==> flow/design.v <==
module spi_front (
    input clk,
    input spi_clk_in,
    input rst_n,
    output spi_clk_o,
    output spi_clk_t,
    output spi_mosi_o,
    output spi_mosi_t,
    input spi_miso_i,
    input [31:0] data_mosi,
    output [31:0] data_miso,
    input spi_begin,
    input spi_wide,
    output spi_busy
);
localparam SPI_STATE_IDLE = 0;
localparam SPI_STATE_ACTIVE = 1;
reg spi_state;
reg [4:0] spi_bit_ptr;
reg spi_clk_gate;
reg spi_busy_r;
reg [31:0]spi_tx_data;
reg [31:0]spi_rx_data;
reg [31:0]spi_rx_data_r;
assign spi_busy = spi_busy_r;
reg spi_clk_q;
wire spi_clk_fall = spi_clk_q & ~spi_clk_in;
wire spi_clk_rise = ~spi_clk_q & spi_clk_in;
always @(posedge clk or negedge rst_n) begin
    if(~rst_n) begin
        spi_clk_q <= 1'b0;
    end else begin
        spi_clk_q <= spi_clk_in;
    end
end
assign spi_clk_o = spi_clk_in & spi_clk_gate;
always @(posedge clk or negedge rst_n) begin
    if(~rst_n) begin
        spi_state <= SPI_STATE_IDLE;
        spi_bit_ptr <= 3'b0;
        spi_clk_gate <= 1'b0;
        spi_busy_r <= 1'b0;
        spi_tx_data <= 8'b0;
        spi_rx_data_r <= 32'b0;
    end else if(spi_clk_fall) begin
        case (spi_state)
            SPI_STATE_IDLE:begin
                if(spi_begin)begin
                    spi_state <= SPI_STATE_ACTIVE;
                    spi_bit_ptr <= {{2{spi_wide}},3'h7};
                    spi_clk_gate <= 1'b1;
                    spi_busy_r <= 1'b1;
                    spi_tx_data <= data_mosi;
                end
            end
            SPI_STATE_ACTIVE:begin
                if(~|spi_bit_ptr)begin
                    spi_state <= SPI_STATE_IDLE;
                    spi_bit_ptr <= 3'h0;
                    spi_clk_gate <= 1'b0;
                    spi_busy_r <= 1'b0;
                    spi_rx_data_r <= spi_rx_data;
                end else begin
                    spi_bit_ptr <= spi_bit_ptr - 3'b1;
                end
            end
            default: begin
                spi_state <= SPI_STATE_IDLE;
                spi_bit_ptr <= 3'b0;
                spi_clk_gate <= 1'b0;
                spi_busy_r <= 1'b0; 
            end
        endcase
    end
end
reg spi_mosi_r;
assign spi_mosi_o = spi_mosi_r;
always @(*) begin
    case (spi_bit_ptr)
        5'd1: spi_mosi_r = spi_tx_data[1];
        5'd2: spi_mosi_r = spi_tx_data[2];
        5'd3: spi_mosi_r = spi_tx_data[3];
        5'd4: spi_mosi_r = spi_tx_data[4];
        5'd5: spi_mosi_r = spi_tx_data[5];
        5'd6: spi_mosi_r = spi_tx_data[6];
        5'd7: spi_mosi_r = spi_tx_data[7];
        5'd8: spi_mosi_r = spi_tx_data[8];
        5'd9: spi_mosi_r = spi_tx_data[9];
        5'd10: spi_mosi_r = spi_tx_data[10];
        5'd11: spi_mosi_r = spi_tx_data[11];
        5'd12: spi_mosi_r = spi_tx_data[12];
        5'd13: spi_mosi_r = spi_tx_data[13];
        5'd14: spi_mosi_r = spi_tx_data[14];
        5'd15: spi_mosi_r = spi_tx_data[15];
        5'd16: spi_mosi_r = spi_tx_data[16];
        5'd17: spi_mosi_r = spi_tx_data[17];
        5'd18: spi_mosi_r = spi_tx_data[18];
        5'd19: spi_mosi_r = spi_tx_data[19];
        5'd20: spi_mosi_r = spi_tx_data[20];
        5'd21: spi_mosi_r = spi_tx_data[21];
        5'd22: spi_mosi_r = spi_tx_data[22];
        5'd23: spi_mosi_r = spi_tx_data[23];
        5'd24: spi_mosi_r = spi_tx_data[24];
        5'd25: spi_mosi_r = spi_tx_data[25];
        5'd26: spi_mosi_r = spi_tx_data[26];
        5'd27: spi_mosi_r = spi_tx_data[27];
        5'd28: spi_mosi_r = spi_tx_data[28];
        5'd29: spi_mosi_r = spi_tx_data[29];
        5'd30: spi_mosi_r = spi_tx_data[30];
        5'd31: spi_mosi_r = spi_tx_data[31];
        default: spi_mosi_r = spi_tx_data[0];
    endcase
end
assign data_miso = spi_rx_data_r;
always @(posedge clk or negedge rst_n) begin
    if(~rst_n) begin
        spi_rx_data <= 8'b0;
    end else if(spi_clk_rise && spi_busy_r) begin
        spi_rx_data <= {spi_rx_data[30:0],spi_miso_i};
    end else begin
        spi_rx_data <= spi_rx_data;
    end
end
endmodule
module spi_host #
	(
		parameter C_S_AXIS_TDATA_WIDTH = 32,
		parameter integer C_S_AXI_DATA_WIDTH	= 32,
		parameter integer C_S_AXI_ADDR_WIDTH	= 8,
		parameter integer SPI_CS_WIDTH	= 16
	) (
	input spi_clk_i,
	output spi_clk_o,
	output spi_clk_t,
	input spi_mosi_i,
	output spi_mosi_o,
	output spi_mosi_t,
	input spi_miso_i,
	output spi_miso_o,
	output spi_miso_t,
	input [SPI_CS_WIDTH - 1:0]spi_cs_i,
	output [SPI_CS_WIDTH - 1:0]spi_cs_o,
	output [SPI_CS_WIDTH - 1:0]spi_cs_t,
	input  s_axi_aclk,
	input  s_axi_aresetn,
	input [C_S_AXI_ADDR_WIDTH-1 : 0] s_axi_awaddr,
	input  s_axi_awvalid,
	output  s_axi_awready,
	input [C_S_AXI_DATA_WIDTH-1 : 0] s_axi_wdata,
	input  s_axi_wvalid,
	output  s_axi_wready,
	output [1 : 0] s_axi_bresp,
	output  s_axi_bvalid,
	input  s_axi_bready,
	input [C_S_AXI_ADDR_WIDTH-1 : 0] s_axi_araddr,
	input  s_axi_arvalid,
	output  s_axi_arready,
	output [C_S_AXI_DATA_WIDTH-1 : 0] s_axi_rdata,
	output [1 : 0] s_axi_rresp,
	output  s_axi_rvalid,
	input  s_axi_rready,
	output  s_axis_tready,
	input [C_S_AXIS_TDATA_WIDTH-1 : 0] s_axis_tdata,
	input  s_axis_tlast,
	input  s_axis_tvalid,
	input  m_axis_tready,
	output [C_S_AXIS_TDATA_WIDTH-1 : 0] m_axis_tdata,
	output  m_axis_tlast,
	output  m_axis_tvalid
);
localparam integer OP_STATUS_ADDR = 0;
localparam integer DATA_ACCESS_ADDR = 4;
localparam integer SPI_CS_W1C_ADDR = 8;
localparam integer SPI_CHIP_SEL_ADDR = 12;
localparam integer SPI_CS_W1S_ADDR = 16;
localparam integer SPI_CTL_ADDR = 20;
localparam integer SPI_CLK_SPCL_ADDR = 24;
localparam integer SPI_BURST_CNT_ADDR = 28;
wire rst_n;
assign rst_n = s_axi_aresetn;
reg [C_S_AXI_ADDR_WIDTH-1:0]awaddr_r;
wire aw_success;
assign aw_success = s_axi_awvalid & s_axi_awready;
reg [C_S_AXI_ADDR_WIDTH-1:0]araddr_r;
wire ar_success;
assign ar_success = s_axi_arvalid & s_axi_arready;
wire spi_state_is_idle;
assign spi_state_is_idle = (spi_control_state == AXI_SPI_STATE_IDLE);
always @(posedge s_axi_aclk or negedge rst_n ) begin
	if(~rst_n)begin
		awaddr_r <= 0;
	end else if(spi_state_is_idle && aw_success) begin
		awaddr_r <= s_axi_awaddr;
	end else begin
		awaddr_r <= awaddr_r;
	end
end
always @(posedge s_axi_aclk or negedge rst_n ) begin
	if(~rst_n)begin
		araddr_r <= 0;
	end else if(ar_success) begin
		araddr_r <= s_axi_araddr;
	end else begin
		araddr_r <= araddr_r;
	end
end
wire [C_S_AXI_ADDR_WIDTH-1:0]awaddr_active;
assign awaddr_active = aw_success ? s_axi_awaddr : awaddr_r;
wire [C_S_AXI_ADDR_WIDTH-1:0]araddr_active;
assign araddr_active = ar_success ? s_axi_araddr : araddr_r;
reg [1:0] axi_mm_if_state ;
reg ar_ready;
wire r_valid;
assign r_valid = ~ar_ready;
assign s_axi_arready = ar_ready;
assign s_axi_rvalid = r_valid & spi_state_is_idle;
always @(posedge s_axi_aclk or negedge rst_n) begin
	if(~rst_n)begin
		ar_ready <= 1'b1;
	end else if(s_axi_arready && s_axi_arvalid) begin
		ar_ready <= 1'b0;
	end else if(s_axi_rready && s_axi_rvalid) begin
		ar_ready <= 1'b1;
	end
end
assign s_axi_rresp = 2'b0;
assign s_axi_awready = spi_state_is_idle;
assign s_axi_wready = spi_state_is_idle;
assign w_ready = spi_state_is_idle;
assign s_axi_bresp = 2'b0;
reg b_valid;
assign s_axi_bvalid = b_valid;
assign s_axi_bvalid = b_valid;
always @(posedge s_axi_aclk or negedge rst_n) begin
	if(~rst_n)begin
		b_valid <= 1'b0;
	end else if(s_axi_wready && s_axi_wvalid && ~b_valid) begin
		b_valid <= 1'b1;
	end else if(s_axi_bready && b_valid) begin
		b_valid <= 1'b0;
	end
end
wire w_success;
assign w_success = s_axi_wvalid & s_axi_wready;
wire r_success;
assign r_success = s_axi_rvalid & s_axi_rready;
localparam AXI_SPI_STATE_IDLE = 5;
localparam AXI_SPI_STATE_MM_ARMED = 0;
localparam AXI_SPI_STATE_MM_ACTIVE = 1;
localparam AXI_SPI_STATE_S_ARMED = 2;
localparam AXI_SPI_STATE_S_ACTIVE = 3;
reg [2:0]spi_control_state ;
	wire spi_mode_stream;
reg [31:0]spi_tx_data;
reg [31:0]spi_strm_b_len;
	wire spi_strm_b_len_nz;
	assign spi_strm_b_len_nz = |spi_strm_b_len;
reg spi_front_begin;
	wire spi_front_wide;
	assign spi_front_wide = spi_control_state[1];
	wire spi_front_busy;
reg s_axis_tready_r;
reg s_axis_tlast_r;
reg m_axis_tvalid_r;
reg m_axis_tlast_r;
assign s_axis_tready = s_axis_tready_r;
assign m_axis_tvalid = m_axis_tvalid_r;
assign m_axis_tlast = m_axis_tlast_r;
always @(posedge s_axi_aclk or negedge rst_n) begin
	if(~rst_n)begin
		s_axis_tlast_r <= 1'b0;
	end else if (s_axis_tvalid && s_axis_tready) begin
		s_axis_tlast_r <= s_axis_tlast;
	end
end
always @(posedge s_axi_aclk or negedge rst_n) begin
	if(~rst_n)begin
		spi_control_state <= AXI_SPI_STATE_IDLE;
		spi_tx_data <= 32'h0;
		spi_strm_b_len <= 32'h0;
		spi_front_begin <= 1'b0;
		s_axis_tready_r <= 1'b0;
		m_axis_tvalid_r <= 1'b0;
		m_axis_tlast_r <= 1'b0;
	end else begin
		case (spi_control_state)
			AXI_SPI_STATE_IDLE : begin
				if (w_success && awaddr_active == DATA_ACCESS_ADDR) begin
					spi_control_state <= AXI_SPI_STATE_MM_ARMED;
					spi_tx_data <= s_axi_wdata;
					spi_front_begin <= 1'b1;
				end else if (w_success && awaddr_active == SPI_BURST_CNT_ADDR) begin
					spi_control_state <= AXI_SPI_STATE_S_ARMED;
					spi_strm_b_len <= s_axi_wdata;
					spi_front_begin <= spi_strm_s2mm;
					s_axis_tready_r <= 1'b1;
					m_axis_tvalid_r <= 1'b0;
					m_axis_tlast_r <= 1'b0;
				end else begin
					if(s_axis_tvalid & s_axis_tready) begin
						s_axis_tready_r <= 1'b0;
					end
					if(m_axis_tvalid & m_axis_tready)begin
						m_axis_tvalid_r <= 1'b0; 
						m_axis_tlast_r <= 1'b0;
					end
				end
			end
			AXI_SPI_STATE_MM_ARMED : begin
				if (spi_front_busy) begin
					spi_control_state <= AXI_SPI_STATE_MM_ACTIVE;
					spi_front_begin <= 1'b0;
				end
			end
			AXI_SPI_STATE_MM_ACTIVE : begin
				if (~spi_front_busy) begin
					spi_control_state <= AXI_SPI_STATE_IDLE;
				end
			end
			AXI_SPI_STATE_S_ARMED : begin
				if (spi_front_busy) begin
					spi_control_state <= AXI_SPI_STATE_S_ACTIVE;
					spi_strm_b_len <= spi_strm_b_len - 32'b1;
					spi_front_begin <= 1'b0;
				end else if(s_axis_tvalid & s_axis_tready) begin
					spi_front_begin <= 1'b1;
					spi_tx_data <= stream_word_odrered;
					s_axis_tready_r <= 1'b0;
					m_axis_tvalid_r <= 1'b0;
				end else if(m_axis_tvalid & m_axis_tready)begin
					spi_front_begin <= 1'b1;
					s_axis_tready_r <= 1'b0;
					m_axis_tvalid_r <= 1'b0;
				end
			end
			AXI_SPI_STATE_S_ACTIVE : begin
				if (~spi_front_busy && spi_strm_b_len_nz) begin
					if(s_axis_tlast_r && ~spi_strm_s2mm) begin
						spi_control_state <= AXI_SPI_STATE_IDLE;
						spi_strm_b_len <= 32'h0;
						s_axis_tready_r <= 1'b1;
						m_axis_tvalid_r <= spi_strm_s2mm;
						m_axis_tlast_r <= spi_strm_s2mm;
					end else begin
						spi_control_state <= AXI_SPI_STATE_S_ARMED;
						s_axis_tready_r <= 1'b1;
						m_axis_tvalid_r <= spi_strm_s2mm;
					end
				end else if (~spi_front_busy && ~spi_strm_b_len_nz) begin
					spi_control_state <= AXI_SPI_STATE_IDLE;
					spi_strm_b_len <= 32'h0;
					s_axis_tready_r <= 1'b1;
					m_axis_tvalid_r <= spi_strm_s2mm;
					m_axis_tlast_r <= spi_strm_s2mm;
				end
			end 
			default: begin
				spi_control_state <= AXI_SPI_STATE_IDLE;
				spi_tx_data <= 32'h0;
				spi_strm_b_len <= 32'h0;
				spi_front_begin <= 1'b0;
				s_axis_tready_r <= 1'b0;
				m_axis_tvalid_r <= 1'b0;
				m_axis_tlast_r <= 1'b0;
			end
		endcase
	end
end
reg [15:0]spi_ctl_reg;
	always @(posedge s_axi_aclk or negedge rst_n) begin
		if(~rst_n)begin
			spi_ctl_reg <= 0;
		end else if(w_success && awaddr_active == SPI_CTL_ADDR && spi_state_is_idle)begin
			spi_ctl_reg <= s_axi_wdata[15:0];
		end else begin
			spi_ctl_reg <= spi_ctl_reg;
		end
	end
wire spi_strm_s2mm;
assign spi_strm_s2mm = spi_ctl_reg[15];
wire [4:0]stream_byte_order;
assign stream_byte_order = spi_ctl_reg[4:0];
localparam STREAM_BYTE_ORDER_0123 = 5'd0;
localparam STREAM_BYTE_ORDER_0132 = 5'd1;
localparam STREAM_BYTE_ORDER_0213 = 5'd2;
localparam STREAM_BYTE_ORDER_0231 = 5'd3;
localparam STREAM_BYTE_ORDER_0312 = 5'd4;
localparam STREAM_BYTE_ORDER_0321 = 5'd5;
localparam STREAM_BYTE_ORDER_1023 = 5'd6;
localparam STREAM_BYTE_ORDER_1032 = 5'd7;
localparam STREAM_BYTE_ORDER_1203 = 5'd8;
localparam STREAM_BYTE_ORDER_1230 = 5'd9;
localparam STREAM_BYTE_ORDER_1302 = 5'd10;
localparam STREAM_BYTE_ORDER_1320 = 5'd11;
localparam STREAM_BYTE_ORDER_2013 = 5'd12;
localparam STREAM_BYTE_ORDER_2031 = 5'd13;
localparam STREAM_BYTE_ORDER_2103 = 5'd14;
localparam STREAM_BYTE_ORDER_2130 = 5'd15;
localparam STREAM_BYTE_ORDER_2301 = 5'd16;
localparam STREAM_BYTE_ORDER_2310 = 5'd17;
localparam STREAM_BYTE_ORDER_3012 = 5'd18;
localparam STREAM_BYTE_ORDER_3021 = 5'd19;
localparam STREAM_BYTE_ORDER_3102 = 5'd20;
localparam STREAM_BYTE_ORDER_3120 = 5'd21;
localparam STREAM_BYTE_ORDER_3201 = 5'd22;
localparam STREAM_BYTE_ORDER_3210 = 5'd23;
reg [31:0] stream_word_odrered;
always @ (*)begin
	case (stream_byte_order)
		STREAM_BYTE_ORDER_0123 : stream_word_odrered = {s_axis_tdata[7:0], s_axis_tdata[15:8], s_axis_tdata[23:16], s_axis_tdata[31:24]};
		STREAM_BYTE_ORDER_0132 : stream_word_odrered = {s_axis_tdata[7:0], s_axis_tdata[15:8], s_axis_tdata[31:24], s_axis_tdata[23:16]};
		STREAM_BYTE_ORDER_0213 : stream_word_odrered = {s_axis_tdata[7:0], s_axis_tdata[23:16], s_axis_tdata[15:8], s_axis_tdata[31:24]};
		STREAM_BYTE_ORDER_0231 : stream_word_odrered = {s_axis_tdata[7:0], s_axis_tdata[23:16], s_axis_tdata[31:24], s_axis_tdata[15:8]};
		STREAM_BYTE_ORDER_0312 : stream_word_odrered = {s_axis_tdata[7:0], s_axis_tdata[31:24], s_axis_tdata[15:8], s_axis_tdata[23:16]};
		STREAM_BYTE_ORDER_0321 : stream_word_odrered = {s_axis_tdata[7:0], s_axis_tdata[31:24], s_axis_tdata[23:16], s_axis_tdata[15:8]};
		STREAM_BYTE_ORDER_1023 : stream_word_odrered = {s_axis_tdata[15:8], s_axis_tdata[7:0], s_axis_tdata[23:16], s_axis_tdata[31:24]};
		STREAM_BYTE_ORDER_1032 : stream_word_odrered = {s_axis_tdata[15:8], s_axis_tdata[7:0], s_axis_tdata[31:24], s_axis_tdata[23:16]};
		STREAM_BYTE_ORDER_1203 : stream_word_odrered = {s_axis_tdata[15:8], s_axis_tdata[23:16], s_axis_tdata[7:0], s_axis_tdata[31:24]};
		STREAM_BYTE_ORDER_1230 : stream_word_odrered = {s_axis_tdata[15:8], s_axis_tdata[23:16], s_axis_tdata[31:24], s_axis_tdata[7:0]};
		STREAM_BYTE_ORDER_1302 : stream_word_odrered = {s_axis_tdata[15:8], s_axis_tdata[31:24], s_axis_tdata[7:0], s_axis_tdata[23:16]};
		STREAM_BYTE_ORDER_1320 : stream_word_odrered = {s_axis_tdata[15:8], s_axis_tdata[31:24], s_axis_tdata[23:16], s_axis_tdata[7:0]};
		STREAM_BYTE_ORDER_2013 : stream_word_odrered = {s_axis_tdata[23:16], s_axis_tdata[7:0], s_axis_tdata[15:8], s_axis_tdata[31:24]};
		STREAM_BYTE_ORDER_2031 : stream_word_odrered = {s_axis_tdata[23:16], s_axis_tdata[7:0], s_axis_tdata[31:24], s_axis_tdata[15:8]};
		STREAM_BYTE_ORDER_2103 : stream_word_odrered = {s_axis_tdata[23:16], s_axis_tdata[15:8], s_axis_tdata[7:0], s_axis_tdata[31:24]};
		STREAM_BYTE_ORDER_2130 : stream_word_odrered = {s_axis_tdata[23:16], s_axis_tdata[15:8], s_axis_tdata[31:24], s_axis_tdata[7:0]};
		STREAM_BYTE_ORDER_2301 : stream_word_odrered = {s_axis_tdata[23:16], s_axis_tdata[31:24], s_axis_tdata[7:0], s_axis_tdata[15:8]};
		STREAM_BYTE_ORDER_2310 : stream_word_odrered = {s_axis_tdata[23:16], s_axis_tdata[31:24], s_axis_tdata[15:8], s_axis_tdata[7:0]};
		STREAM_BYTE_ORDER_3012 : stream_word_odrered = {s_axis_tdata[31:24], s_axis_tdata[7:0], s_axis_tdata[15:8], s_axis_tdata[23:16]};
		STREAM_BYTE_ORDER_3021 : stream_word_odrered = {s_axis_tdata[31:24], s_axis_tdata[7:0], s_axis_tdata[23:16], s_axis_tdata[15:8]};
		STREAM_BYTE_ORDER_3102 : stream_word_odrered = {s_axis_tdata[31:24], s_axis_tdata[15:8], s_axis_tdata[7:0], s_axis_tdata[23:16]};
		STREAM_BYTE_ORDER_3120 : stream_word_odrered = {s_axis_tdata[31:24], s_axis_tdata[15:8], s_axis_tdata[23:16], s_axis_tdata[7:0]};
		STREAM_BYTE_ORDER_3201 : stream_word_odrered = {s_axis_tdata[31:24], s_axis_tdata[23:16], s_axis_tdata[7:0], s_axis_tdata[15:8]};
		STREAM_BYTE_ORDER_3210 : stream_word_odrered = {s_axis_tdata[31:24], s_axis_tdata[23:16], s_axis_tdata[15:8], s_axis_tdata[7:0]};
		default: stream_word_odrered = {s_axis_tdata[7:0], s_axis_tdata[15:8], s_axis_tdata[23:16], s_axis_tdata[31:24]};
	endcase
end
	reg [15:0]spi_clk_pscl;
	reg [3:0]spi_clk_pscl_sel;
	reg spi_clk_gen;
	always @(posedge s_axi_aclk or negedge rst_n) begin
		if(~rst_n)begin
			spi_clk_pscl_sel <= 1;
		end else if(w_success && awaddr_active == SPI_CLK_SPCL_ADDR && spi_state_is_idle)begin
			spi_clk_pscl_sel <= s_axi_wdata[3:0];
		end else begin
			spi_clk_pscl_sel <= spi_clk_pscl_sel;
		end
	end
	always @(*)begin
		case(spi_clk_pscl_sel)
		4'h0: spi_clk_gen = 1'b0;
		4'h1: spi_clk_gen = spi_clk_pscl[0];
		4'h2: spi_clk_gen = spi_clk_pscl[1];
		4'h3: spi_clk_gen = spi_clk_pscl[2];
		4'h4: spi_clk_gen = spi_clk_pscl[3];
		4'h5: spi_clk_gen = spi_clk_pscl[4];
		4'h6: spi_clk_gen = spi_clk_pscl[5];
		4'h7: spi_clk_gen = spi_clk_pscl[6];
		4'h8: spi_clk_gen = spi_clk_pscl[7];
		4'h9: spi_clk_gen = spi_clk_pscl[8];
		4'hA: spi_clk_gen = spi_clk_pscl[9];
		4'hB: spi_clk_gen = spi_clk_pscl[10];
		4'hC: spi_clk_gen = spi_clk_pscl[11];
		4'hD: spi_clk_gen = spi_clk_pscl[12];
		4'hE: spi_clk_gen = spi_clk_pscl[13];
		4'hF: spi_clk_gen = spi_clk_pscl[14];
		default: spi_clk_gen = spi_clk_pscl[15];
		endcase
	end
	always @(posedge s_axi_aclk or negedge rst_n) begin
		if(~rst_n)begin
			spi_clk_pscl <= 16'b0;
		end else begin
			spi_clk_pscl <= spi_clk_pscl + 1;
		end
	end
	reg [SPI_CS_WIDTH-1:0]chip_sel_r;
	always @(posedge s_axi_aclk or negedge rst_n) begin
		if(~rst_n)begin
			chip_sel_r <= 16'hFFFF;
		end else if(w_success && awaddr_active == SPI_CHIP_SEL_ADDR && spi_state_is_idle)begin
			chip_sel_r <= s_axi_wdata[SPI_CS_WIDTH-1:0];
		end else if(w_success && awaddr_active == SPI_CS_W1C_ADDR && spi_state_is_idle)begin
			chip_sel_r <= chip_sel_r & ~s_axi_wdata[SPI_CS_WIDTH-1:0];
		end else if(w_success && awaddr_active == SPI_CS_W1S_ADDR && spi_state_is_idle)begin
			chip_sel_r <= chip_sel_r | s_axi_wdata[SPI_CS_WIDTH-1:0];
		end else begin
			chip_sel_r <= chip_sel_r;
		end
	end
	assign spi_cs_o = chip_sel_r;
wire [31:0]spi_front_tx_data;
assign spi_front_tx_data = spi_tx_data | {32{spi_strm_s2mm}};
wire [31:0]spi_front_rx_data;
assign m_axis_tdata = {spi_front_rx_data[7:0],spi_front_rx_data[15:8],spi_front_rx_data[23:16],spi_front_rx_data[31:24]};
spi_front front(
    .clk(s_axi_aclk),
    .spi_clk_in(spi_clk_gen),
    .rst_n(rst_n),
    .spi_clk_o(spi_clk_o),
    .spi_mosi_o(spi_mosi_o),
    .spi_miso_i(spi_miso_i),
    .data_mosi(spi_front_tx_data),
    .data_miso(spi_front_rx_data),
    .spi_begin(spi_front_begin),
    .spi_wide(spi_front_wide),
    .spi_busy(spi_front_busy)
);
assign spi_clk_t = 1'b0; 
assign spi_mosi_t = 1'b0; 
assign spi_miso_t = 1'b1; 
assign spi_miso_o = 1'b1; 
assign spi_cs_t = 16'b0; 
reg [C_S_AXI_DATA_WIDTH-1:0]s_axi_rdata_r;
assign s_axi_rdata = s_axi_rdata_r;
	always @(*) begin
		case (araddr_active)
			DATA_ACCESS_ADDR : s_axi_rdata_r = spi_front_rx_data ; 	 
			SPI_CHIP_SEL_ADDR : s_axi_rdata_r = {16'h0,chip_sel_r} ;		 
			OP_STATUS_ADDR : s_axi_rdata_r = {31'h000,spi_front_busy} ;	 
			SPI_CLK_SPCL_ADDR : s_axi_rdata_r = {20'h000,spi_clk_pscl_sel};  
			SPI_CTL_ADDR : s_axi_rdata_r = {16'h000,spi_ctl_reg};  
			default: s_axi_rdata_r = 32'h67676767;
		endcase
	end
endmodule
From RTL to reports: spi_host
Tool output for the design above, in the order of the flow.
Line numbers count from 1 in the design file above.
Operators carry their Yosys type and port widths (W data, S select, Z words).
The mark - stands for no value.
Design
  top module: spi_host
  clock: s_axi_aclk
  cell library: sky130hd
  timing corner: tt_025C_1v80

After elaboration
Source: Yosys, flattened and elaborated, memories not mapped. Widths are those after wreduce. Registers that Yosys merges into a memory's read port (data or address) are not register bits. Print and check cells do not count. Equal cells are merged and count once.
Storage and ports
  output and inout bits: 114
  input bits: 109
  flip-flop bits (word level): 246
  word-level cells: 270
Operators by class
  add/subtract/negate cells: 3
  equal/unequal tests: 101
  bitwise logic cells: 26
  reduce/logical cells: 46
  mux-type cells: 71
Operator list (count)
  $pmux W32 S23: 1
  $mux W32: 9
  $pmux W32 S5: 1
  $pmux W32 S4: 1
  $eq A5 B5 Y1 const B: 24
  $pmux W32 S3: 1
  $eq A5 B4 Y1 const B: 16
  $eq A8 B5 Y1 const B: 6
  $mux W16: 3
  $eq A5 B3 Y1 const B: 8
  $mux W1: 33
  $sub A32 B1 Y32 const B: 1
  $or A32 B32 Y32: 1
  $reduce_or A32 Y1: 1
  $eq A4 B4 Y1 const B: 8
  $pmux W1 S31: 1
  $eq A8 B4 Y1 const B: 3
  $mux W3: 8
  $logic_and A1 B1 Y1: 23
  $eq A5 B2 Y1 const B: 4
  $ne A3 B3 Y1 const B: 6
  $add A16 B1 Y16 const B: 1
  $and A16 B16 Y16: 1
  $or A16 B16 Y16: 1
  $not A16 Y16: 1
  $ne A2 B2 Y1 const B: 8
  $eq A4 B3 Y1 const B: 4
  $eq A8 B3 Y1 const B: 2
Not listed: further kinds 32, cells in them 70.

Logic depth
Longest topological path by Yosys (ltp), each cell counted once; first at word level (registers and memories cut), then after technology mapping (sequential cells cut; the memories' decode and read muxes count).
Depth
  depth after elaboration: 9
  ABC_AREA: 0
  depth in mapped cells: 11
  mapped depth without buffers: 8

Netlist
Yosys stat after the flow's synthesis: flattened, memories mapped to cells. It holds for the ABC_AREA given above (unset counts as 0); a run with the other value may have another netlist.
Cell types
  sky130_fd_sc_hd__dfrtp_1: count 225, area in all 5630.4 um2
  sky130_fd_sc_hd__mux2_2: count 99, area in all 1.11E+03 um2
  sky130_fd_sc_hd__a21oi_1: count 134, area in all 670.643 um2
  sky130_fd_sc_hd__nor2_1: count 166, area in all 623.098 um2
  sky130_fd_sc_hd__nand2_1: count 144, area in all 540.518 um2
  sky130_fd_sc_hd__dfstp_2: count 20, area in all 525.504 um2
  sky130_fd_sc_hd__a22o_1: count 47, area in all 411.645 um2
  sky130_fd_sc_hd__o21ai_0: count 63, area in all 315.302 um2
  sky130_fd_sc_hd__a222oi_1: count 26, area in all 260.25 um2
  sky130_fd_sc_hd__a22oi_1: count 31, area in all 232.723 um2
  sky130_fd_sc_hd__clkbuf_1: count 61, area in all 228.97 um2
  sky130_fd_sc_hd__buf_4: count 30, area in all 225.216 um2
  sky130_fd_sc_hd__o21ai_1: count 40, area in all 200.192 um2
  sky130_fd_sc_hd__nand3_1: count 33, area in all 165.158 um2
  sky130_fd_sc_hd__a31oi_1: count 24, area in all 150.144 um2
  sky130_fd_sc_hd__mux2i_1: count 15, area in all 150.144 um2
  sky130_fd_sc_hd__a221o_1: count 12, area in all 120.115 um2
  sky130_fd_sc_hd__nor3_1: count 24, area in all 120.115 um2
Other cell types: 56; their cells: 265.
Synthesis totals
  mapped flip-flops: 245
  sequential area: 6155.9 um2
  cells in the netlist: 1459
  mapped area: 13658.1 um2
  buffer cells: 128
The figures by module come from a second, unflattened synthesis with its own total; it is not the netlist above.
Second synthesis, totals
  cell total of the unflattened synthesis: 1457
  area total of the unflattened synthesis: 14000.9 um2
Each row is one instance without its submodules.
By module
  spi_host: area 9416.5 um2, sequential area 3553.4 um2, instances 1, cells 1114
  spi_front: area 4584.4 um2, sequential area 2602.5 um2, instances 1, cells 343

Worst setup path after synthesis
Source: OpenSTA report_checks on the synthesized netlist (no wires, ideal clock, input and output delay 20% of the period each), path of least setup slack; recovery checks are left aside. Register names are those of the netlist, which keeps one name where synthesis merged equal registers.
Timing path after synthesis
  path kind: input port to output port
  start: input s_axi_arvalid
  end: output s_axi_rdata[16]
  driving pins on the path: 8
  output delay: 2.000 ns
  clock period: 10.0 ns
  path delay: 1.887 ns
  input delay: 2.000 ns
  buffers on the path: 1
  path slack: 4.113 ns
  required time: 8.000 ns
  time at the first pin: 2.000 ns
  arrival: 3.887 ns
  synthesis period reached: 5.887 ns
"path delay" is the arrival time less input delay plus setup time.
At an output port there is no setup time.
"driving pins on the path" counts driving pins, that of a launching flip-flop among them; a cell with two outputs on the path counts twice.
"synthesis period reached" = period - worst setup slack (recovery checks aside). The figure is calculated, with input and output delays left at 20% of the set period.
The rows between start and end are the longest chain of elaborated cells between them; the timing report does not say that the signal goes this way. Where chains are equally long, one stands for them.
A line is the first line of the expression or statement that the cell stems from. Yosys adds cells for indexed reads and writes and turns some case tables into memories.
On the way, after synthesis
  cells stage by stage: sky130_fd_sc_hd__nand2_1 sky130_fd_sc_hd__mux2i_1 sky130_fd_sc_hd__inv_1 sky130_fd_sc_hd__nor2_1 sky130_fd_sc_hd__nor3_1 sky130_fd_sc_hd__a211oi_1 sky130_fd_sc_hd__buf_2 sky130_fd_sc_hd__nand2_1
  length of the longest elaborated chain: 4
  elaborated cells between the ends (all ways): 8
  those cells by class: eq/ne: 4; mux: 2; logic: 1; reduce/logical: 1
RTL lines, path after synthesis
  from (decl): RTL line 156  | input s_axi_arvalid,
  $and A1 B1 Y1: RTL line 186  | assign ar_success = s_axi_arvalid & s_axi_arready;
  $mux W8: RTL line 210  | assign araddr_active = ar_success ? s_axi_araddr : araddr_r;
  $eq A8 B5 Y1: RTL line 517  | case (araddr_active)
  $pmux W32 S5: RTL line 517
  to (decl): RTL line 158  | output [C_S_AXI_DATA_WIDTH-1 : 0] s_axi_rdata,

Path in the finished layout
From the final timing report of stored run 1: the path of least setup slack in the routed layout; clock arrival at registers is part of the times.
Timing path post-layout
  path kind: input port to output port
  start: input s_axi_arvalid
  end: output s_axi_rdata[10]
  input delay: 0.88 ns
  time at the first pin: 0.88 ns
  buffers on the path: 5
  arrival: 3.43 ns
  required time: 3.50 ns
  clock period: 4.38 ns
  output delay: 0.88 ns
  driving pins on the path: 11
  path slack: 0.07 ns
The rows between start and end are the longest chain of elaborated cells between them; the timing report does not say that the signal goes this way. Where chains are equally long, one stands for them.
On the way, post-layout
  cells stage by stage: sky130_fd_sc_hd__clkdlybuf4s50_1 sky130_fd_sc_hd__nand2_2 sky130_fd_sc_hd__buf_6 sky130_fd_sc_hd__mux2i_4 sky130_fd_sc_hd__buf_4 sky130_fd_sc_hd__nor2_1 sky130_fd_sc_hd__nor3_1 sky130_fd_sc_hd__a211oi_2 sky130_fd_sc_hd__buf_4 sky130_fd_sc_hd__o21ai_0 sky130_fd_sc_hd__clkdlybuf4s50_1
  length of the longest elaborated chain: 4
  elaborated cells between the ends (all ways): 8
  those cells by class: eq/ne: 4; mux: 2; logic: 1; reduce/logical: 1
RTL lines, path post-layout
  from (decl): RTL line 156  | input s_axi_arvalid,
  $and A1 B1 Y1: RTL line 186  | assign ar_success = s_axi_arvalid & s_axi_arready;
  $mux W8: RTL line 210  | assign araddr_active = ar_success ? s_axi_araddr : araddr_r;
  $eq A8 B5 Y1: RTL line 517  | case (araddr_active)
  $pmux W32 S5: RTL line 517
  to (decl): RTL line 158  | output [C_S_AXI_DATA_WIDTH-1 : 0] s_axi_rdata,

# Flow runs of spi_host

Top module spi_host; platform sky130hd; tools Yosys and OpenROAD; 7 stored runs in no particular order. Input and output delays are each 20% of the period that was set; the output load is 0.01 pF.
"achieved clock period (ns)" = clock period - worst setup slack. The figure is calculated, with input and output delays left at 20% of the set period.
By "worst setup path time (ns)" is meant the share of the clock period that the worst setup path is allowed (20% is reserved at inputs, 20% at outputs), minus its slack. Clock arrival times at its registers enter into it.
"finish__power__total" is the tool's figure for a default switching activity; nothing was simulated.

settings of stored run 1
{
  "ABC_AREA": 0,
  "CAP_MARGIN": 10,
  "CELL_PAD_IN_SITES_DETAIL_PLACEMENT": 2,
  "CORE_ASPECT_RATIO": 1.8,
  "CORE_UTILIZATION": 36,
  "CTS_CLUSTER_DIAMETER": 311,
  "CTS_CLUSTER_SIZE": 87,
  "PLACE_DENSITY_LB_ADDON": 0.2,
  "SETUP_SLACK_MARGIN": -0.05,
  "SLEW_MARGIN": 25,
  "period_ns": 4.38,
  "CORE_MARGIN": 2
}
report of stored run 1
yosys chip area after synthesis (um^2): 13658.1
finish__design__die__area: 39581.2
finish__design__instance__area__stdcell: 16092.9
finish__design__instance__utilization: 0.4312
finish__timing__setup__ws: 0.070
finish__timing__setup__tns: 0.000
finish__timing__hold__ws: 0.253
finish__power__total: 7.952e-03
achieved clock period (ns): 4.310
worst setup path time (ns): 2.56
worst setup path kind: input port to output port

settings of stored run 2
{
  "CORE_UTILIZATION": 40,
  "PLACE_DENSITY": 0.6,
  "period_ns": 7.69,
  "CAP_MARGIN": 20,
  "CORE_MARGIN": 2,
  "SLEW_MARGIN": 20
}
report of stored run 2
yosys chip area after synthesis (um^2): 13658.1
finish__design__die__area: 35639.8
finish__design__instance__area__stdcell: 16653.5
finish__design__instance__utilization: 0.4954
finish__timing__setup__ws: 1.393
finish__timing__setup__tns: 0.000
finish__timing__hold__ws: 0.478
finish__power__total: 5.260e-03
achieved clock period (ns): 6.297
worst setup path time (ns): 3.22
worst setup path kind: input port to output port

settings of stored run 3
{
  "CORE_UTILIZATION": 40,
  "PLACE_DENSITY": 0.6,
  "SETUP_SLACK_MARGIN": 2.16,
  "period_ns": 7.69,
  "CAP_MARGIN": 20,
  "CORE_MARGIN": 2,
  "SLEW_MARGIN": 20
}
report of stored run 3
yosys chip area after synthesis (um^2): 13658.1
finish__design__die__area: 35639.8
finish__design__instance__area__stdcell: 16852.4
finish__design__instance__utilization: 0.5013
finish__timing__setup__ws: 2.220
finish__timing__setup__tns: 0.000
finish__timing__hold__ws: 0.477
finish__power__total: 5.326e-03
achieved clock period (ns): 5.470
worst setup path time (ns): 2.39
worst setup path kind: input port to output port

settings of stored run 4
{
  "CORE_UTILIZATION": 63,
  "PLACE_DENSITY": 0.6,
  "period_ns": 7.69,
  "CAP_MARGIN": 20,
  "CORE_MARGIN": 2,
  "SLEW_MARGIN": 20
}
report of stored run 4
yosys chip area after synthesis (um^2): 13658.1
finish__design__die__area: 22873.5
finish__design__instance__area__stdcell: 16286.9
finish__design__instance__utilization: 0.7699
finish__timing__setup__ws: 1.181
finish__timing__setup__tns: 0.000
finish__timing__hold__ws: 0.475
finish__power__total: 5.083e-03
achieved clock period (ns): 6.509
worst setup path time (ns): 3.43
worst setup path kind: input port to output port

settings of stored run 5
{
  "ABC_AREA": 1,
  "CAP_MARGIN": 15,
  "CELL_PAD_IN_SITES_DETAIL_PLACEMENT": 2,
  "CELL_PAD_IN_SITES_GLOBAL_PLACEMENT": 0,
  "CORE_ASPECT_RATIO": 1.15,
  "CORE_MARGIN": 4,
  "CORE_UTILIZATION": 42,
  "CTS_CLUSTER_DIAMETER": 23,
  "CTS_CLUSTER_SIZE": 27,
  "GPL_ROUTABILITY_DRIVEN": 1,
  "GPL_TIMING_DRIVEN": 0,
  "HOLD_SLACK_MARGIN": 0.14,
  "MAX_ROUTING_LAYER": "met4",
  "MIN_ROUTING_LAYER": "met2",
  "PLACE_DENSITY_LB_ADDON": 0.09,
  "SETUP_SLACK_MARGIN": 1.19,
  "SLEW_MARGIN": 25,
  "TNS_END_PERCENT": 40,
  "period_ns": 11.4
}
report of stored run 5: did not finish, place, DPL-0033

settings of stored run 6
{
  "ABC_AREA": 1,
  "CAP_MARGIN": 10,
  "CELL_PAD_IN_SITES_GLOBAL_PLACEMENT": 0,
  "CORE_ASPECT_RATIO": 0.99,
  "CORE_MARGIN": 3,
  "CORE_UTILIZATION": 42,
  "CTS_CLUSTER_SIZE": 27,
  "GPL_ROUTABILITY_DRIVEN": 1,
  "GPL_TIMING_DRIVEN": 0,
  "HOLD_SLACK_MARGIN": 0.14,
  "MAX_ROUTING_LAYER": "met4",
  "MIN_ROUTING_LAYER": "met2",
  "PLACE_DENSITY_LB_ADDON": 0.09,
  "SETUP_SLACK_MARGIN": 1.19,
  "SLEW_MARGIN": 25,
  "TNS_END_PERCENT": 40,
  "period_ns": 11.4
}
report of stored run 6
yosys chip area after synthesis (um^2): 14680.3
finish__design__die__area: 37232.7
finish__design__instance__area__stdcell: 18097.4
finish__design__instance__utilization: 0.5291
finish__timing__setup__ws: 3.836
finish__timing__setup__tns: 0.000
finish__timing__hold__ws: 0.473
finish__power__total: 1.849e-03
achieved clock period (ns): 7.564
worst setup path time (ns): 3.00
worst setup path kind: input port to output port

settings of stored run 7
{
  "CORE_UTILIZATION": 40,
  "PLACE_DENSITY": 0.6,
  "period_ns": 10.0,
  "CAP_MARGIN": 20,
  "CORE_MARGIN": 2,
  "SLEW_MARGIN": 20
}
report of stored run 7
yosys chip area after synthesis (um^2): 13658.1
finish__design__die__area: 35639.8
finish__design__instance__area__stdcell: 16599.7
finish__design__instance__utilization: 0.4938
finish__timing__setup__ws: 2.409
finish__timing__setup__tns: 0.000
finish__timing__hold__ws: 0.472
finish__power__total: 4.004e-03
achieved clock period (ns): 7.591
worst setup path time (ns): 3.59
worst setup path kind: input port to output port
